==> flow/design.v <==
`timescale 1ns / 1ps
module alu(
        oe,
        opcode,
        in1,
        in2,
        carry,
        out,
        flags
    );
parameter width = 16;
parameter flags_width = 5;
input                       oe;
input [3:0]                 opcode;
input [width-1 : 0]         in1;
input [width-1 : 0]         in2;
input                       carry;
output[width-1 : 0]         out;
output[flags_width-1 : 0]   flags;   
reg [width-1 : 0]           result;
reg                         p, s, z, o, c;
always @(*) begin
    case(opcode)
        0: begin
            {c, result} = in1 + in2 + carry;
            o = (in1[width-1] == in2[width-1]) && (in1[width-1] != result[width-1]);
        end
        1: begin
            {c, result} = in1 - in2 - carry;
            o = (in1[width-1] != in2[width-1]) && (in1[width-1] != result[width-1]);
        end
        2: begin
            {c, result} = in2 - in1 - carry;
            o = (in2[width-1] != in1[width-1]) && (in2[width-1] != result[width-1]);
        end
        4: begin
            result = in1 & in2;
            c = 0;
            o = 0;
        end
        5: begin
            result = in1 | in2;
            c = 0;
            o = 0;
        end
        6: begin
            result = in1 ^ in2;
            c = 0;
            o = 0;
        end
        3: begin
            result = ~(in1 | in2);
            c = 0;
            o = 0;
        end
        7: begin
            result = (in1 << 1) | (in2 << 1);
            c = in1[width-1] | in2[width - 1];
            o = result[width-1] != c;
        end
        8: begin
            result = (in1 >> 1) | (in2 >> 1);
            c = in1[0] | in2[0];
            o = in1[width-1] | in2[width-1];
        end
        9: begin
            result = {in1[width-1], in1[width-1:1]} | {in2[width-1], in2[width-1:1]};
            c = in1[0] | in2[0];
            o = 0;
        end
        default: begin
            result = 0;
            c = 0;
            o = 0;
        end
    endcase
    z = result == 0;
    s = result[width-1];
    p = ~^result;
end
assign out = oe ? result : 0;
assign flags = {p, s, z, o, c};
endmodule
`timescale 1ns / 1ps
module bus(
        alu_in,
        ram_in,
        ram_out,
        io_in,
        io_out,
        regs_in,
        regs_out,
        cp_in,
        cp_out,
        ind_in,
        ind_out,
        am_out,
        aie_out,
        t1_out,
        t2_out,
        offset_in,
        ri_out,
        disp_out
    );
parameter width = 16;
input [width-1 : 0] alu_in;
input [width-1 : 0] ram_in;
input [width-1 : 0] io_in;
input [width-1 : 0] regs_in;
input [width-1 : 0] cp_in;
input [width-1 : 0] ind_in;
input [width-1 : 0] offset_in;
output[width-1 : 0] am_out;
output[width-1 : 0] aie_out;
output[width-1 : 0] t1_out;
output[width-1 : 0] t2_out;
output[width-1 : 0] ri_out;
output[width-1 : 0] ram_out;
output[width-1 : 0] io_out;
output[width-1 : 0] regs_out;
output[width-1 : 0] cp_out;
output[width-1 : 0] ind_out;
output[width-1 : 0] disp_out;
wire [width-1 : 0]  bus;
assign bus = alu_in | ram_in | io_in | regs_in | cp_in | ind_in | offset_in;
assign am_out = bus;
assign aie_out = bus;
assign ram_out = bus;
assign io_out = bus;
assign regs_out = bus;
assign cp_out = bus;
assign ind_out = bus;
assign t1_out = bus;
assign t2_out = bus;
assign ri_out = bus;
assign disp_out = bus;
endmodule
`timescale 1ns / 1ps
module register(
        clk,
        rst,
        oe,
        we,
        in,
        out,
        disp_out
    );
parameter width = 16;
input               clk;
input               rst;
input               oe;
input               we;
input [width-1 : 0] in;
output[width-1 : 0] out;
output[width-1 : 0] disp_out;
reg [width-1 : 0]   data;
always @(posedge clk) begin
    if(rst)
        data <= 0;
    else if(we)
        data <= in;
end
assign out = oe ? data : 0;
assign disp_out = data;
endmodule
`timescale 1ns / 1ps
module registers(
        clk,
        oe,
        we,
        addr,
        in,
        out,
        disp_addr,
        disp_out
    );
parameter width = 16;
parameter depth = 8;
parameter addr_width = 3;
input clk;
input oe;
input we;
input [addr_width-1 : 0]    addr;
input [width-1 : 0]         in;
output[width-1 : 0]         out;
input [addr_width-1 : 0]    disp_addr;
output[width-1 : 0]         disp_out;
reg [width-1 : 0]           regs[depth-1 : 0];
always @(posedge clk) begin
    if(we)
        regs[addr] <= in;
end
assign out = oe ? regs[addr] : 0;
assign disp_out = regs[disp_addr];
endmodule
`timescale 1ns / 1ps
module uc(
        clk,
        rst,
        ri,
        ind,
        regs_addr,
        regs_oe,
        regs_we,
        alu_oe,
        alu_carry,
        alu_opcode,
        ram_oe,
        ram_we,
        io_oe,
        io_we,
        cp_oe,
        cp_we,
        ind_sel,
        ind_oe,
        ind_we,
        am_oe,
        am_we,
        aie_oe,
        aie_we,
        t1_oe,
        t1_we,
        t2_oe,
        t2_we,
        ri_oe,
        ri_we,
        disp_state
    );
parameter word_width =          16;
parameter state_width =         16;
input                           clk;
input                           rst;
input [word_width-1 : 0]        ri;
input [word_width-1 : 0]        ind;
output reg                      alu_oe;
output reg                      alu_carry;
output reg[3 : 0]               alu_opcode;
output reg                      ram_oe;
output reg                      ram_we;
output reg                      io_oe;
output reg                      io_we;
output reg[2 : 0]               regs_addr;
output reg                      regs_oe;
output reg                      regs_we;
output reg                      cp_oe;
output reg                      cp_we;
output reg                      ind_sel;         
output reg                      ind_oe;
output reg                      ind_we;
output reg                      am_oe;
output reg                      am_we;
output reg                      aie_oe;
output reg                      aie_we;
output reg                      t1_oe;
output reg                      t1_we;
output reg                      t2_oe;
output reg                      t2_we;
output reg                      ri_oe;           
output reg                      ri_we;
output[state_width-1 : 0]       disp_state;
wire [0:6]                      cop;
wire                            d;
wire [0:1]                      mod;
wire [0:2]                      rg;
wire [0:2]                      rm;
wire [0:3]							  jump_val;
assign jump_val = {ri[4], ri[5], ri[6], ri[7]};
assign cop  = {ri[0], ri[1], ri[2], ri[3], ri[4], ri[5], ri[6]};
assign d    = {ri[7]};
assign mod  = {ri[8], ri[9]};
assign rg   = {ri[10], ri[11], ri[12]};
assign rm   = {ri[13], ri[14], ri[15]};
reg [state_width-1 : 0] state, state_next;
reg [state_width-1 : 0] decoded_src, decoded_src_next;       
reg [state_width-1 : 0] decoded_dst, decoded_dst_next;       
reg [state_width-1 : 0] decoded_exec, decoded_exec_next;     
reg [state_width-1 : 0] decoded_store, decoded_store_next;   
reg decoded_d, decoded_d_next;                               
always @(posedge clk) begin
    state <= 'h00;
    if(!rst) begin
        state <= state_next;
        if(state == 'h20) begin
            decoded_src <= decoded_src_next;
            decoded_dst <= decoded_dst_next;
            decoded_exec <= decoded_exec_next;
            decoded_store <= decoded_store_next;
            decoded_d <= decoded_d_next;
        end
    end
end
always @(*) begin
    state_next = 'h00;
    decoded_src_next = 'h00;
    decoded_dst_next = 'h00;
    decoded_exec_next = 'h00;
    decoded_store_next = 'h00;
    decoded_d_next = 0;
    alu_oe = 0;
    alu_carry = 0;
    alu_opcode = 0;
    ram_oe = 0;
    ram_we = 0;
    io_oe = 0;
    io_we = 0;
    regs_addr = 0;
    regs_oe = 0;
    regs_we = 0;
    cp_oe = 0;
    cp_we = 0;
    ind_sel = 0;
    ind_oe = 0;
    ind_we = 0;
    am_oe = 0;
    am_we = 0;
    aie_oe = 0;
    aie_we = 0;
    t1_oe = 0;
    t1_we = 0;
    t2_oe = 0;
    t2_we = 0;
    ri_oe = 0;
    ri_we = 0;
    case(state)
        'h00: begin
            state_next = 'h10;
        end
        'h10: begin
            cp_oe = 1;
            am_we = 1;
            state_next = 'h10 + 1;
        end
        'h10 + 'd1: begin
            am_oe = 1;
            state_next = 'h10 + 2;
        end
        'h10 + 'd2: begin
            ram_oe = 1;
            ri_we = 1;
            state_next = 'h20;
        end
        'h20: begin
				if(cop[1] == 0)begin		 
					if(cop[3] == 0) begin	 
						if(cop[0] == 0) begin	 
							if(cop[2] == 0) begin	 
								if(cop[5] == 1)begin				 
									decoded_d_next      = d;
									decoded_dst_next    = (mod == 2'b11) || (d == 1) ? 'h50 : 'h54;
									decoded_exec_next   = 'h60;
									decoded_src_next    = (cop[0:6] == 7'b0000011 && mod != 2'b11) ? 'h130 : ((mod == 2'b11) || (d == 1) ? 'h50 : 'h54);
									decoded_store_next  = (mod == 2'b11) || (d == 1) ? 'h70 : 'h74;
								end
								else begin							 
									decoded_d_next      = d;
									decoded_dst_next    = (mod == 2'b11) || (d == 1) ? 'h50 : 'h54;
									decoded_exec_next   = 'h60;
									decoded_src_next    = (cop[4:6]== 3'b101 && mod != 2'b11) ? 'h60 : ((mod == 2'b11) || (d == 0) ? 'h40 : 'h44);
									decoded_store_next  =  cop[4:6]== 3'b101 ? 'h10 : ((mod == 2'b11) || (d == 1) ? 'h70 : 'h74);
								end
							end
							if(cop[2] == 1) begin	 
								if(cop[5] == 1)begin				 
									decoded_d_next      = d;
									decoded_dst_next    = (mod == 2'b11) || (d == 1) ? 'h50 : 'h54;
									decoded_exec_next   = 'h60;
									decoded_src_next    = 'h110;
									decoded_store_next  = (mod == 2'b11) || (d == 1) ? 'h70 : 'h74;
								end
								else begin							 
									decoded_d_next      = d;
									decoded_dst_next    = (mod == 2'b11) || (d == 1) ? 'h50 : 'h54;
									decoded_exec_next   = 'h60;
									decoded_src_next    = 'h110;
									decoded_store_next  =  cop[4:6]== 3'b101 ? 'h10 : ((mod == 2'b11) || (d == 1) ? 'h70 : 'h74);
								end
							end
						end
						if(cop[0] == 1) begin	 
									decoded_d_next      = d;
									decoded_dst_next    = (mod == 2'b11) || (d == 1) ? 'h50 : 'h54;
									decoded_exec_next   = 'h60;
									decoded_src_next    = (cop[0:6] == 7'b1000011 && mod != 2'b11) ? 'h160 : ((mod == 2'b11) || (d == 1) ? 'h50 : 'h54);
									decoded_store_next  = 'h80;
						end
					end
					if(cop[3] == 1) begin	 
						if(cop[0] == 0) begin	 
							if(cop[2] == 0) begin	 
								 decoded_d_next      = 0;
								 decoded_dst_next    = mod == 2'b11 ? 'h50 : 'h54;
								 decoded_src_next    = mod == 2'b11 ? 'h40 : 'h44;
								 decoded_exec_next   = 'h60;
								 decoded_store_next  = mod == 2'b11 ? 'h70 : 'h74; 
							end
						end
						if(cop[0] == 1) begin	 
							if(cop[2] == 0) begin	 
								decoded_src_next	  = 'h60;
							end
						end
					end
				end
				if(cop[1] == 1)begin		 
					if(cop[3] == 0) begin	 
						if(cop[0] == 0) begin	 
							if(cop[2] == 0) begin	 
								decoded_d_next      = d;
								decoded_dst_next    = (mod == 2'b11) || (d == 1) ? 'h50 : 'h54;
								decoded_src_next    = (mod == 2'b11) || (d == 0) ? 'h40 : 'h44;
								decoded_exec_next   = 'h64;
								decoded_store_next  = 'h80 ; 
							end
							if(cop[2] == 1) begin	 
								decoded_d_next      = d;
								decoded_dst_next    = (mod == 2'b11) || (d == 1) ? 'h50 : 'h54; 
								decoded_src_next    = 'h110;
								decoded_exec_next   = 'h64;
								decoded_store_next  = 'h80 ;
							end
						end
					end
					if(cop[3] == 1) begin	 
						if(cop[0] == 0) begin	 
							if(cop[2] == 0) begin	 
								decoded_d_next      = d;
								decoded_dst_next    = (mod == 2'b11) || (d == 1) ? 'h50 : 'h54;	 
								decoded_src_next    = (mod == 2'b11) || (d == 0) ? 'h40 : 'h44;
								decoded_exec_next   = 'h64;
								decoded_store_next  = (mod == 2'b11) || (d == 1) ? 'h70 : 'h74;	 
							end
							if(cop[2] == 1) begin	 
								decoded_d_next      = d;
								decoded_dst_next    = (mod == 2'b11) || (d == 1) ? 'h50 : 'h54; 
								decoded_src_next    = 'h110;
								decoded_exec_next   = 'h64;
								decoded_store_next  = (mod == 2'b11) || (d == 1) ? 'h70 : 'h74;
							end
						end
					end
				end			
					case(mod)
						 2'b00: begin
							  state_next = rm[0] ? 'h34 : 'h30;
						 end
						 2'b11: begin
							  state_next = decoded_src_next;
						 end
						 2'b10: begin
							  state_next = 'h90;
						 end
					endcase
        end
		  'h150:begin
				regs_addr = 3;
				regs_oe = 1;
				t2_we = 1;
				state_next = 'h150 + 1;
		  end
		  'h150 + 'd1:begin
				t1_oe = 0;
				t2_oe = 1;
				alu_opcode = 2;
				alu_carry = 1;
				alu_oe = 1;
				regs_addr = 3;
				regs_we = 1;
				t2_we = 1;
				am_we = 1;
				state_next = 'h150 + 2;
		  end
		  'h150 +'d2:begin
				am_oe = 1;
				ind_oe = 1;
				ram_we = 1;
				state_next = 'h120 + 3;
		  end
		  'h120:begin
				regs_addr = 3;
				regs_oe = 1;
				t2_we = 1;
				state_next = 'h120 + 1;
		  end
		  'h120 + 'd1:begin
				t1_oe = 0;
				t2_oe = 1;
				alu_opcode = 2;
				alu_carry = 1;
				alu_oe = 1;
				regs_addr = 3;
				regs_we = 1;
				t2_we = 1;
				am_we = 1;
				state_next = 'h120 + 2;
		  end
		  'h120 +'d2:begin
				am_oe = 1;
				t1_oe = 1;
				t2_oe = 0;
				alu_opcode = 5;
				alu_oe = 1;
				ram_we = 1;
				state_next = 'h120 + 3;
		  end
		  'h120+'d3:begin
				state_next = 'h80;
		  end
		  'h160:begin
				regs_addr = 3;
				regs_oe = 1;
				am_we = 1;
				t2_we = 1;
				state_next = 'h160 +1;
			end	
		  'h160 + 'd1:begin
				t2_oe = 1;
				alu_opcode = 0;
				alu_carry = 1;
				alu_oe = 1;
				regs_addr = 3;
				regs_we = 1;
				am_oe = 1;
				state_next = 'h160+2;
			end
		  'h160+ 'd2:begin
				ram_oe = 1;
				ind_we = 1;
				state_next = decoded_store;
			end
		  'h130:begin
				regs_addr = 3;
				regs_oe = 1;
				am_we = 1;
				t2_we = 1;
				state_next = 'h130 +1;
			end
			'h130 + 'd1:begin
				t1_oe = 0;
				t2_oe = 1;
				alu_opcode = 0;
				alu_carry = 1;
				alu_oe = 1;
				regs_addr = 3;
				regs_we = 1;
				am_oe = 1;
				state_next = 'h130+2;
			end
			'h130+ 'd2:begin
				ram_oe = 1;
				t2_we = 1;
				if(mod == 2'b11)
					state_next = 'h130+4;
				else
					state_next = 'h130+3;
			end
			'h130+ 'd3:begin
				t1_oe = 1;
				t2_oe = 0;
				alu_opcode = 5;
				alu_oe = 1;
				am_we = 1;
				state_next = 'h130+4;
			end
			'h130+ 'd4:begin
				t1_oe = 0;
				t2_oe = 1;
				alu_opcode = 5;
				alu_oe = 1;
				t1_we = 1;
				state_next = decoded_store;
			end
		  'h90: begin
				cp_oe = 1;
				t1_we = 1;
				state_next = 'h90 + 1;
		  end
		  'h90 + 'd1: begin
				t1_oe = 1;
            t2_oe = 0;
            alu_carry = 1;
            alu_opcode = 0;
				alu_oe = 1;
				cp_we = 1;
				state_next = rm[0] ? 'h34 : 'h30;
		  end
		  'h34: begin
            regs_addr = rm;
            regs_oe = 1;
            if(decoded_d)
                t2_we = 1;
            else
                t1_we = 1;
            if(mod == 2'b10)
					state_next = 'h100;
				else
					if(cop[2] == 1)
						state_next = 'h110;
					else
						state_next = decoded_src;
        end
		  'h30: begin
            regs_addr = rm[1] ? 7 : 6;
            regs_oe = 1;
            t1_we = 1;
            state_next = 'h30 + 1;
        end
        'h30 + 'd1: begin
            regs_addr = rm[2] ? 5 : 4;
            regs_oe = 1;
            t2_we = 1;
            state_next = 'h30 + 2;
        end
        'h30 + 'd2: begin
            t1_oe = 1;
            t2_oe = 1;
            alu_carry = 0;
            alu_opcode = 0;
            alu_oe = 1;
            if(decoded_d)
                t2_we = 1;
            else
                t1_we = 1;
				if(mod == 2'b10)
					state_next = 'h100;
				else
					if(cop[2] == 1)
						state_next = 'h110;
					else
						state_next = decoded_src;
        end
		  'h100: begin
				cp_oe = 1;
            am_we = 1;
				state_next = 'h100 + 1;
		  end
		  'h100 + 'd1: begin
				am_oe = 1;
				state_next = 'h100 + 2;
		  end
		  'h100 + 'd2: begin
				ram_oe = 1;
				if(decoded_d)
                t1_we = 1;
            else
                t2_we = 1;
				state_next = 'h100 + 3;
		  end
		  'h100 + 'd3: begin
				t1_oe = 1;
            t2_oe = 1;
            alu_carry = 0;
            alu_opcode = 0;
            alu_oe = 1;
            if(decoded_d)
                t2_we = 1;
            else
                t1_we = 1;
				if(cop[2] == 1)
					state_next = 'h110;
				else	
					state_next = decoded_src;
		  end
		  'h110: begin
				cp_oe = 1;
				t2_we = 1;
				state_next = 'h110 + 1;
		  end
		  'h110 + 'd1: begin
				t1_oe = 0;
				t2_oe = 1;
				alu_carry = 1;
            alu_opcode = 0;
				alu_oe = 1;
				cp_we = 1;
				state_next = 'h110 + 2;
		  end
		  'h110 + 'd2: begin
				cp_oe = 1;
				am_we = 1;
				state_next = 'h110 + 3;
		  end
		  'h110 + 'd3: begin
				am_oe = 1;
				state_next = 'h110 + 4;
		  end
		  'h110 + 'd4: begin
				ram_oe = 1;
				if(decoded_d)
                t1_we = 1;
            else
                t2_we = 1;
				state_next = decoded_dst;
		  end
        'h40: begin
            regs_addr = decoded_d ? rm : rg;
            regs_oe = 1;
            t2_we = 1;
            state_next = decoded_dst;
        end
        'h44: begin
            t1_oe = 0;
            t2_oe = 1;
            alu_opcode = 5;
            alu_oe = 1;
            am_we = 1;
            state_next = 'h44 + 1;
        end
        'h44 + 'd1: begin
            am_oe = 1;
            state_next = 'h44 + 2;
        end
        'h44 + 'd2: begin
            ram_oe = 1;
            t2_we = 1;
            state_next = decoded_dst;
        end
        'h50: begin
            regs_addr = decoded_d ? rg : rm;
            regs_oe = 1;
            t1_we = 1;
				if(cop[0:6] == 2)
					state_next = 'h120;
				else	if(cop[0:6] == 3)
					state_next = 'h130;
				else	if(cop[0:6] == 7'b1000010)
					state_next = 'h150;
				else	if(cop[0:6] == 7'b1000011)
					state_next = 'h160;
				else
					state_next = decoded_exec;
        end
        'h54: begin
            t1_oe = 1;
            t2_oe = 0;
            alu_opcode = 5;
            alu_oe = 1;
            am_we = 1;
            state_next = 'h54 + 1;
        end
        'h54 + 'd1: begin
            am_oe = 1;
            state_next = 'h54 + 2;
        end
        'h54 + 'd2: begin
            ram_oe = 1;
            t1_we = 1;
				if(cop[0:6] == 2)
					state_next = 'h120;
				else	if(cop[0:6] == 3)
					state_next = 'h130;
				else	if(cop[0:6] == 7'b1000010)
					state_next = 'h150;
				else	if(cop[0:6] == 7'b1000011)
					state_next = 'h160;
				else
					state_next = decoded_exec;
        end
        'h60: begin
					if(cop[0] == 0) begin  
						if(cop[3] == 1) begin
							t1_oe = 1;
							case(cop[4:6])
								 3'b000: begin                                
									  alu_carry = 1;
									  alu_opcode = 0;
								 end
								 3'b001: begin                                
									  alu_carry = 1;
									  alu_opcode = 1;
								 end
								 3'b010: begin                                
									  alu_carry = 0;
									  alu_opcode = 2;
								 end
								 3'b011: begin                                
									  alu_opcode = 3;
								 end
								 3'b100: alu_opcode = 7;                   
								 3'b101: alu_opcode = 8;                   
								 3'b110: alu_opcode = 9;                   
							endcase
							ind_sel = 1;
							ind_we = 1;
						end
						else begin
							case(cop[4:6])
								3'b000: begin												 
									t2_oe = 1;
									alu_opcode = 5;
								end
								3'b101:begin												 
									t1_oe = 1;
									alu_opcode = 5;
									cp_we = 1;
								end
							endcase
						end
						alu_oe = 1;
						t1_we = 1;
						state_next = decoded_store;
					end
					else begin 
						case(jump_val)
							4'b0000: begin									 
								if( (ind[4] | ind[2]) == 1 )
									state_next = 'h140;
								else state_next = 'h80;
							end
							4'b0001: begin									 
								if( ind[3] == 1 )
									state_next = 'h140;
								else state_next = 'h80;
							end
							4'b0010: begin									 
								if( ((ind[1]^ind[3]) | ind[2]) == 1 )
									state_next = 'h140;
								else state_next = 'h80;
							end
							4'b0011: begin									 
								if( (ind[1]^ind[3]) == 1 )
									state_next = 'h140;
								else state_next = 'h80;
							end
							4'b0100: begin									 
								if( ind[2] == 1 )
									state_next = 'h140;
								else state_next = 'h80;
							end
							4'b0101: begin									 
								if( ind[1] == 1 )
									state_next = 'h140;
								else state_next = 'h80;
							end
							4'b0110: begin									 
								if( ind[3] == 1 )
									state_next = 'h140;
								else state_next = 'h80;
							end
							4'b0111: begin									 
								if( ind[4] == 1 )
									state_next = 'h140;
								else state_next = 'h80;
							end
							4'b1000: begin									 
								if( (ind[4] | ind[2] ) == 0 )
									state_next = 'h140;
								else state_next = 'h80;
							end
							4'b1001: begin									 
								if( ind[0] == 0 )
									state_next = 'h140;
								else state_next = 'h80;
							end
							4'b1010: begin									 
								if( ((ind[1]^ind[3]) | ind[2]) == 0 )
									state_next = 'h140;
								else state_next = 'h80;
							end
							4'b1011: begin									 
								if( (ind[1]^ind[3]) == 0 )
									state_next = 'h140;
								else state_next = 'h80;
							end
							4'b1100: begin									 
								if( ind[2] == 0 )
									state_next = 'h140;
								else state_next = 'h80;
							end
							4'b1101: begin									 
								if( ind[1] == 0 )
									state_next = 'h140;
								else state_next = 'h80;
							end
							4'b1110: begin									 
								if( ind[3] == 0 )
									state_next = 'h140;
								else state_next = 'h80;
							end
							4'b1111: begin									 
								if( ind[4] == 0 )
									state_next = 'h140;
								else state_next = 'h80;
							end
						endcase
					end
        end
        'h64: begin
            t1_oe = 1;
            t2_oe = 1;
            case(cop[4:6])
                3'b000: begin                                
                    alu_carry = 0;
                    alu_opcode = 0;
                end
                3'b001: begin                                
                    alu_carry = ind[0];
                    alu_opcode = 0;
                end
                3'b010: begin                                
                    alu_carry = 0;
                    alu_opcode = 1;
                end
                3'b011: begin                                
                    alu_carry = ind[0];
                    alu_opcode = 1;
                end
                3'b100: alu_opcode = 4;                   
                3'b101: alu_opcode = 5;                    
                3'b110: alu_opcode = 6;                   
            endcase
            alu_oe = 1;
            t1_we = 1;
            ind_sel = 1;
            ind_we = 1;
            state_next = decoded_store;
        end
		  'h140:begin
				cp_oe = 1;
				t1_we = 1;
				state_next = 'h140 + 1;
		  end
		  'h140 + 'd1:begin
				ri_oe = 1;
				t2_we = 1;
				state_next = 'h140 + 2;
		  end
		  'h140 + 'd2:begin
				t1_oe = 1;
				t2_oe = 1;
				alu_opcode = 0;
				alu_carry = 0;
				alu_oe = 1;
				cp_we = 1;
				state_next = 'h10;
		  end
        'h70: begin
            t1_oe = 1;
            t2_oe = 0;
            alu_opcode = 5;
            alu_oe = 1;
            regs_addr = decoded_d ? rg : rm;
            regs_we = 1;
            state_next = 'h80;
        end
        'h74: begin
            t1_oe = 1;
            t2_oe = 0;
            alu_opcode = 5;
            alu_oe = 1;
            am_oe = 1;
            ram_we = 1;
            state_next = 'h74 + 1;
        end
        'h74 + 'd1: begin
            state_next = 'h80;
        end
        'h80: begin
            cp_oe = 1;
            t1_we = 1;
            state_next = 'h80 + 1;
        end
        'h80 + 'd1: begin
            t1_oe = 1;
            cp_we = 1;
            alu_oe = 1;
            alu_carry = 1;
            alu_opcode = 0;
            state_next = 'h10;
        end
        default: ;
    endcase
end
assign disp_state = state;
endmodule
`timescale 1ns / 1ps
module calc_didactic(
        clk,
        rst,
        mem_addr,
        mem_we,
        mem_wdata,
        mem_rdata
    );
parameter addr_width = 10;
parameter word_width = 16;
input                       clk;
input                       rst;
output[addr_width-1 : 0]    mem_addr;
output                      mem_we;
output[word_width-1 : 0]    mem_wdata;
input [word_width-1 : 0]    mem_rdata;
wire[word_width-1 : 0]      disp_cp, disp_ind, disp_am, disp_aie, disp_t1, disp_t2, disp_ri, disp_mag;
wire[word_width-1 : 0]      disp_state, disp_reg_data;
wire[word_width-1 : 0]      io_in;
wire                        io_oe, io_we;
wire                        cp_oe;
wire                        cp_we;
wire[word_width-1 : 0]      cp_in;
wire[word_width-1 : 0]      cp_out;
register #(word_width) cp(clk, rst, cp_oe, cp_we, cp_in, cp_out, disp_cp);
wire                        ind_oe;
wire                        ind_we;
wire[word_width-1 : 0]      ind_in;
wire[word_width-1 : 0]      ind_out;
register #(word_width) ind(clk, rst, ind_oe, ind_we, ind_in, ind_out, disp_ind);
wire                        am_oe;
wire                        am_we;
wire[word_width-1 : 0]      am_in;
wire[word_width-1 : 0]      am_out;
register #(word_width) am(clk, rst, am_oe, am_we, am_in, am_out, disp_am);
wire                        aie_oe;
wire                        aie_we;
wire[word_width-1 : 0]      aie_in;
wire[word_width-1 : 0]      aie_out;
register #(word_width) aie(clk, rst, aie_oe, aie_we, aie_in, aie_out, disp_aie);
wire                        t1_oe;
wire                        t1_we;
wire[word_width-1 : 0]      t1_in;
wire[word_width-1 : 0]      t1_out;
register #(word_width) t1(clk, rst, t1_oe, t1_we, t1_in, t1_out, disp_t1);
wire                        t2_oe;
wire                        t2_we;
wire[word_width-1 : 0]      t2_in;
wire[word_width-1 : 0]      t2_out;
register #(word_width) t2(clk, rst, t2_oe, t2_we, t2_in, t2_out, disp_t2);
wire                        ri_oe;
wire                        ri_we;
wire[word_width-1 : 0]      ri_in;
wire[word_width-1 : 0]      ri_out;
register #(word_width) ri(clk, rst, ri_oe, ri_we, ri_in, ri_out, disp_ri);
wire                        alu_oe;
wire[3 : 0]                 alu_opcode;
wire                        alu_carry;
wire[word_width-1 : 0]      alu_out;
wire[4 : 0]                 alu_flags;
alu #(word_width, 5) alu(alu_oe, alu_opcode, t1_out, t2_out, alu_carry, alu_out, alu_flags);
wire                        ram_oe;
wire                        ram_we;
wire[word_width-1 : 0]      ram_in;
wire[word_width-1 : 0]      ram_out;
assign mem_addr = am_out[addr_width-1 : 0];
assign mem_we = ram_we;
assign mem_wdata = ram_in;
assign ram_out = ram_oe ? mem_rdata : 0;
wire                        regs_oe;
wire                        regs_we;
wire[2 : 0]                 regs_addr;
wire[word_width-1 : 0]      regs_in;
wire[word_width-1 : 0]      regs_out;
registers #(word_width) regs(clk, regs_oe, regs_we, regs_addr, regs_in, regs_out, 3'b000, disp_reg_data);
wire                        ind_sel;
wire[word_width-1 : 0]      ind_mag;
assign ind_in = ind_sel ? alu_flags : ind_mag;
wire[word_width-1 : 0]      offset_out;
assign offset_out = {{8{ri_out[8]}}, ri_out[8], ri_out[9], ri_out[10], ri_out[11], ri_out[12], ri_out[13], ri_out[14], ri_out[15]};
bus #(word_width) mag(alu_out, ram_out, ram_in, {word_width{1'b0}}, io_in, regs_out, regs_in, cp_out, cp_in, ind_out, ind_mag, am_in, aie_in, t1_in, t2_in, offset_out, ri_in, disp_mag);
uc #(word_width) uc(clk, rst, disp_ri, disp_ind, regs_addr, regs_oe, regs_we, alu_oe, alu_carry, alu_opcode, ram_oe, ram_we, io_oe, io_we, cp_oe, cp_we, ind_sel, ind_oe, ind_we, am_oe, am_we, aie_oe, aie_we, t1_oe, t1_we, t2_oe, t2_we, ri_oe, ri_we, disp_state);
endmodule
## Reports on calc_didactic

The steps from the RTL of calc_didactic to its reports follow in flow order.
Line numbers count from 1 in the design file above.
Operators: Yosys type, input widths -> output width; for muxes data width and select width s.
Library cell names are shortened.
A cell with -- has no value.

| set-up | value |
|---|---|
| top | calc_didactic |
| clock input | clk |
| standard-cell library | sky130hd |
| timing corner | tt_025C_1v80 |

## Word-level counts

Counts by Yosys on the flattened word-level netlist (proc, flatten, opt, wreduce; memories kept). Register bits leave out memories and registers merged into their read ports (data or address). Print and check cells are left out.
Yosys's memory passes give these memory sizes; they may raise the number of words (mostly to a power of two), join words into wider ones and drop unused or constant bits.

| bit counts | value |
|---|---|
| bits in registers | 171 |
| bits in latches | 0 |
| bits in writable memories | 128 |
| ROM bits | 0 |
| clocked read ports x word width | 0 |
| memory cells | 1 |
| input bits | 18 |
| output and inout bits | 27 |
| elaborated cells | 349 |

Memory list:

| name | depth | bits a word | rd ports | write ports | line | text |
|---|---|---|---|---|---|---|
| regs.regs | 8 | 16 | 1 | 1 | 188 | `reg [width-1 : 0]           regs[depth-1 : 0];` |

| cells by class | value |
|---|---|
| add/subtract/negate cells | 6 |
| multiply operators | 0 |
| divide/modulo/power cells | 0 |
| magnitude comparators | 0 |
| equal/unequal tests | 99 |
| shifts and indexed selects | 0 |
| multiplexer cells | 159 |
| bitwise operators | 19 |
| reduce/logical cells | 53 |

Operators by type and width:

| cell | count |
|---|---|
| $mux 16 | 67 |
| $pmux 16 s42 | 1 |
| $eq 16x9->1 const B | 27 |
| $pmux 16 s15 | 1 |
| $eq 16x7->1 const B | 13 |
| $pmux 16 s10 | 1 |
| $mux 9 | 15 |
| $or 16x16->16 | 8 |
| $eq 32x1->1 const B | 3 |
| $logic_not 32->1 | 3 |
| $eq 16x6->1 const B | 5 |
| $eq 16x8->1 const B | 4 |
| $eq 16x5->1 const B | 3 |
| $pmux 16 s3 | 1 |
| $eq 4x4->1 const B | 10 |
| $mux 1 | 40 |
| $mux 3 | 12 |
| $sub 16x16->17 | 2 |
| $sub 17x1->17 | 2 |
| $logic_not 16->1 | 2 |
| $or 32x1->32 | 1 |
| $eq 4x3->1 const B | 8 |
| $reduce_or 7->1 | 4 |
| $reduce_or 2->1 | 13 |
| $pmux 4 s6 | 1 |
| $reduce_or 11->1 | 2 |
| $reduce_or 10->1 | 2 |
| $reduce_or 18->1 | 1 |

Other operator kinds: 44; their cells: 84.

## Depth

Depth = most cells in a row (Yosys ltp): at word level without a register or memory, in the mapped netlist without a sequential cell, where the memories' decode and read muxes count.

| depth | value |
|---|---|
| depth after elaboration | 22 |
| ABC_AREA | 1 |
| depth in mapped cells | 35 |
| gate-level depth less buffers | 35 |

## Mapped cells and area

The flow's flattened synthesis, as Yosys stat reports it; memories are mapped. The netlist is that of the ABC_AREA named above (0 if unset); the other value can give another one.

Cell types:

| cell | count | area in all (sq um) |
|---|---|---|
| edfxtp_1 | 141 | 4.23E+03 |
| dfxtp_1 | 98 | 1.96E+03 |
| nand2_1 | 497 | 1.87E+03 |
| inv_1 | 332 | 1.25E+03 |
| ha_1 | 96 | 1.2E+03 |
| nor2_1 | 216 | 810.778 |
| nand3_1 | 137 | 685.658 |
| o21ai_0 | 136 | 680.653 |
| a21oi_1 | 119 | 595.571 |
| o21bai_1 | 59 | 442.925 |
| nand2_2 | 35 | 218.96 |
| nand4_1 | 32 | 200.192 |
| o22ai_1 | 29 | 181.424 |
| buf_6 | 13 | 146.39 |
| nor2_2 | 23 | 143.888 |
| nor3_1 | 28 | 140.134 |
| fa_1 | 6 | 120.115 |
| clkbuf_1 | 30 | 112.608 |

Not listed: further types 50, cells in them 216.

| mapped netlist | value |
|---|---|
| mapped cells | 2243 |
| mapped area | 16623.4 sq um |
| sequential part of the area | 6195.9 sq um |
| flip-flops | 239 |
| buffers | 65 |

## Timing after synthesis

OpenSTA on the mapped netlist: ideal clock, no wires. The path of least setup slack (recovery checks aside). Input and output delay are each 20% of the period. Register names are those of the netlist, which keeps one name where synthesis merged equal registers.

| timing post-synthesis | value |
|---|---|
| path type | reg-to-output |
| from | register uc.state[0] |
| to | output mem_wdata[12] |
| clock period | 10.0 ns |
| external output delay | 2.000 ns |
| time at the first pin | 0.000 ns |
| arrival | 3.753 ns |
| data required time | 8.000 ns |
| path slack | 4.247 ns |
| path delay | 3.753 ns |
| stages | 29 |
| path buffers | 1 |
| synthesis period reached | 5.753 ns |

"path delay" is the arrival time less input delay plus setup time.
A path that ends at an output port has no setup time.
"stages" counts driving pins, that of a launching flip-flop among them; a cell with two outputs on the path counts twice.
"synthesis period reached" = period - worst setup slack (recovery checks aside). The figure is calculated, with input and output delays left at 20% of the set period.
Between the ends stands the longest chain of elaborated cells between them, by number of cells; it is not shown to be the way that was timed. Of several equally long chains one is given.
A line is the first line of the expression or statement that the cell stems from. Yosys adds cells for indexed reads and writes and turns some case tables into memories.

| between the ends, post-synthesis | value |
|---|---|
| path through | dfxtp_1 inv_2 nor2_2 nand2_2 nor2_1 nor2_2 nand2_2 nor2_1 nand2_2 clkbuf_1 nand2_1 inv_1 fa_1 inv_1 fa_1 nand2_1 a21o_1 nand2_1 nand3_1 inv_1 o21ai_0 nand2_1 nand2_1 xnor2_1 o21ai_0 inv_1 nand4_1 nand2_1 nand2_2 |
| length of the longest elaborated chain | 13 |
| elaborated cells on any way between the ends | 104 |
| classes of those cells | 6 x add/sub; 53 x eq/ne; 20 x mux; 12 x logic; 12 x reduce/logical; 1 x memory |

RTL lines, path post-synthesis:

| what | line | text |
|---|---|---|
| start: declaration | 273 | `reg [state_width-1 : 0] state, state_next;` |
| start: assignment | 280 | `state <= 'h00;` |
| start: assignment | 282 | `state <= state_next;` |
| $eq 16x9->1 | 324 | `case(state)` |
| $reduce_or 11->1 | -- |  |
| $pmux 1 s2 | 324 |  |
| $mux 16 | 163 | `assign out = oe ? data : 0;` |
| $sub 16x16->17 | 33 | `{c, result} = in2 - in1 - carry;` |
| $sub 17x1->17 | 33 |  |
| $pmux 16 s10 | 23 | `case(opcode)` |
| $mux 16 | 81 | `assign out = oe ? result : 0;` |
| $or 16x16->16 x5 | 125 | `assign bus = alu_in \| ram_in \| io_in \| regs_in \| cp_in \| ind_in \| offset_in;` |
| end: declaration | 990 | `output[word_width-1 : 0]    mem_wdata;` |

## Path in the finished layout

Path of least setup slack in the final report of record 1 (OpenROAD, finished layout, wires in). Where an end is a register, its clock arrival counts in the times.

| timing after layout | value |
|---|---|
| path type | reg-to-output |
| from | register uc.state[6] |
| to | output mem_wdata[14] |
| clock period | 5.63 ns |
| external output delay | 1.13 ns |
| time at the first pin | 0.56 ns |
| arrival | 4.92 ns |
| data required time | 4.50 ns |
| path slack | -0.42 ns |
| stages | 27 |
| path buffers | 4 |

Between the ends stands the longest chain of elaborated cells between them, by number of cells; it is not shown to be the way that was timed. Of several equally long chains one is given.

| between the ends, after layout | value |
|---|---|
| path through | dfxtp_4 inv_2 nor2_4 nand2_4 nor2_4 nor2_4 nand2_2 nor2_4 nand2_4 clkbuf_16 buf_12 nand2_1 ha_1 clkbuf_4 nand2_1 nor3_2 nand2_1 nand3_4 nand3_1 o211ai_1 nand2_1 nand2_1 o21ai_1 nand3b_1 nand2_2 nand3_4 buf_6 |
| length of the longest elaborated chain | 13 |
| elaborated cells on any way between the ends | 104 |
| classes of those cells | 6 x add/sub; 53 x eq/ne; 20 x mux; 12 x logic; 12 x reduce/logical; 1 x memory |

RTL lines, path after layout:

| what | line | text |
|---|---|---|
| start: declaration | 273 | `reg [state_width-1 : 0] state, state_next;` |
| start: assignment | 280 | `state <= 'h00;` |
| start: assignment | 282 | `state <= state_next;` |
| $eq 16x9->1 | 324 | `case(state)` |
| $reduce_or 11->1 | -- |  |
| $pmux 1 s2 | 324 |  |
| $mux 16 | 163 | `assign out = oe ? data : 0;` |
| $sub 16x16->17 | 33 | `{c, result} = in2 - in1 - carry;` |
| $sub 17x1->17 | 33 |  |
| $pmux 16 s10 | 23 | `case(opcode)` |
| $mux 16 | 81 | `assign out = oe ? result : 0;` |
| $or 16x16->16 x5 | 125 | `assign bus = alu_in \| ram_in \| io_in \| regs_in \| cp_in \| ind_in \| offset_in;` |
| end: declaration | 990 | `output[word_width-1 : 0]    mem_wdata;` |

Data sheet: physical implementation of calc_didactic

Module calc_didactic, platform sky130hd: 4 stored runs of the flow (Yosys, OpenROAD) with differing settings, in no particular order. Input and output delays are each 20% of the period that was set; the output load is 0.01 pF.
By "clock period reached" is meant the clock period of the run minus its worst setup slack. This is arithmetic on one report: input and output delays are still those of the set period (20% each).
"allowed time less slack (worst setup path)" = time allowed to the worst setup path (clock period - input delay - output delay, where it has them) - its slack; a late launch clock adds to it, a late capture clock takes from it.
"overall power" rests on the timing tool's default activity at the inputs, not on a simulated workload.
A setting shown as - is not set for that run.

| run name | ABC_AREA | CELL_PAD_IN_SITES_DETAIL_PLACEMENT | CORE_ASPECT_RATIO | CORE_MARGIN | CORE_UTILIZATION | CTS_CLUSTER_DIAMETER | GPL_TIMING_DRIVEN | MAX_ROUTING_LAYER | MIN_ROUTING_LAYER | PLACE_DENSITY | SLEW_MARGIN | period_ns | CAP_MARGIN | SETUP_SLACK_MARGIN | CELL_PAD_IN_SITES_GLOBAL_PLACEMENT | CTS_CLUSTER_SIZE | HOLD_SLACK_MARGIN | std-cell area (final layout) (sq um) | post-layout utilization (%) | area of the synthesized netlist (sq um) | allowed time less slack (worst setup path) (ns) | worst path kind | worst hold slack (ns) | lowest setup slack (ns) | overall power (mW) | die area (sq um) | clock period reached (ns) | post-route setup TNS (ns) |
|---|---|---|---|---|---|---|---|---|---|---|---|---|---|---|---|---|---|---|---|---|---|---|---|---|---|---|---|---|
| record 1 | 1 | 1 | 1.57 | 7 | 43 | 395 | 0 | met4 | met2 | 0.65 | 10 | 5.63 | 20 | - | - | - | - | 21410.5 | 55.9 | 16623.4 | 4.92 | reg-to-output | 0.480 | -0.416 | 3.839 | 44501.6 | 6.046 | -1.954 |
| record 2 | - | - | - | 2 | 42 | 165 | - | met4 | - | 0.57 | 10 | 8.61 | 20 | - | - | - | - | 18566.6 | 48.0 | 16478.3 | 6.62 | reg-to-output | 0.453 | 0.268 | 2.624 | 40834.3 | 8.342 | 0.000 |
| record 3 | - | - | - | 2 | 40 | - | - | - | - | - | 20 | 9.71 | 20 | 2.69 | - | - | - | 21070.2 | 51.7 | 16478.3 | 5.18 | reg-to-output | 0.452 | 2.589 | 2.507 | 42834.5 | 7.121 | 0.000 |
| record 4 | - | 0 | - | 5 | 40 | - | - | - | - | - | 20 | 10.2 | 20 | - | 1 | 15 | 0.17 | 18521.5 | 45.4 | 16478.3 | 7.75 | reg-to-output | 0.455 | 0.411 | 2.372 | 45354.1 | 9.789 | 0.000 |
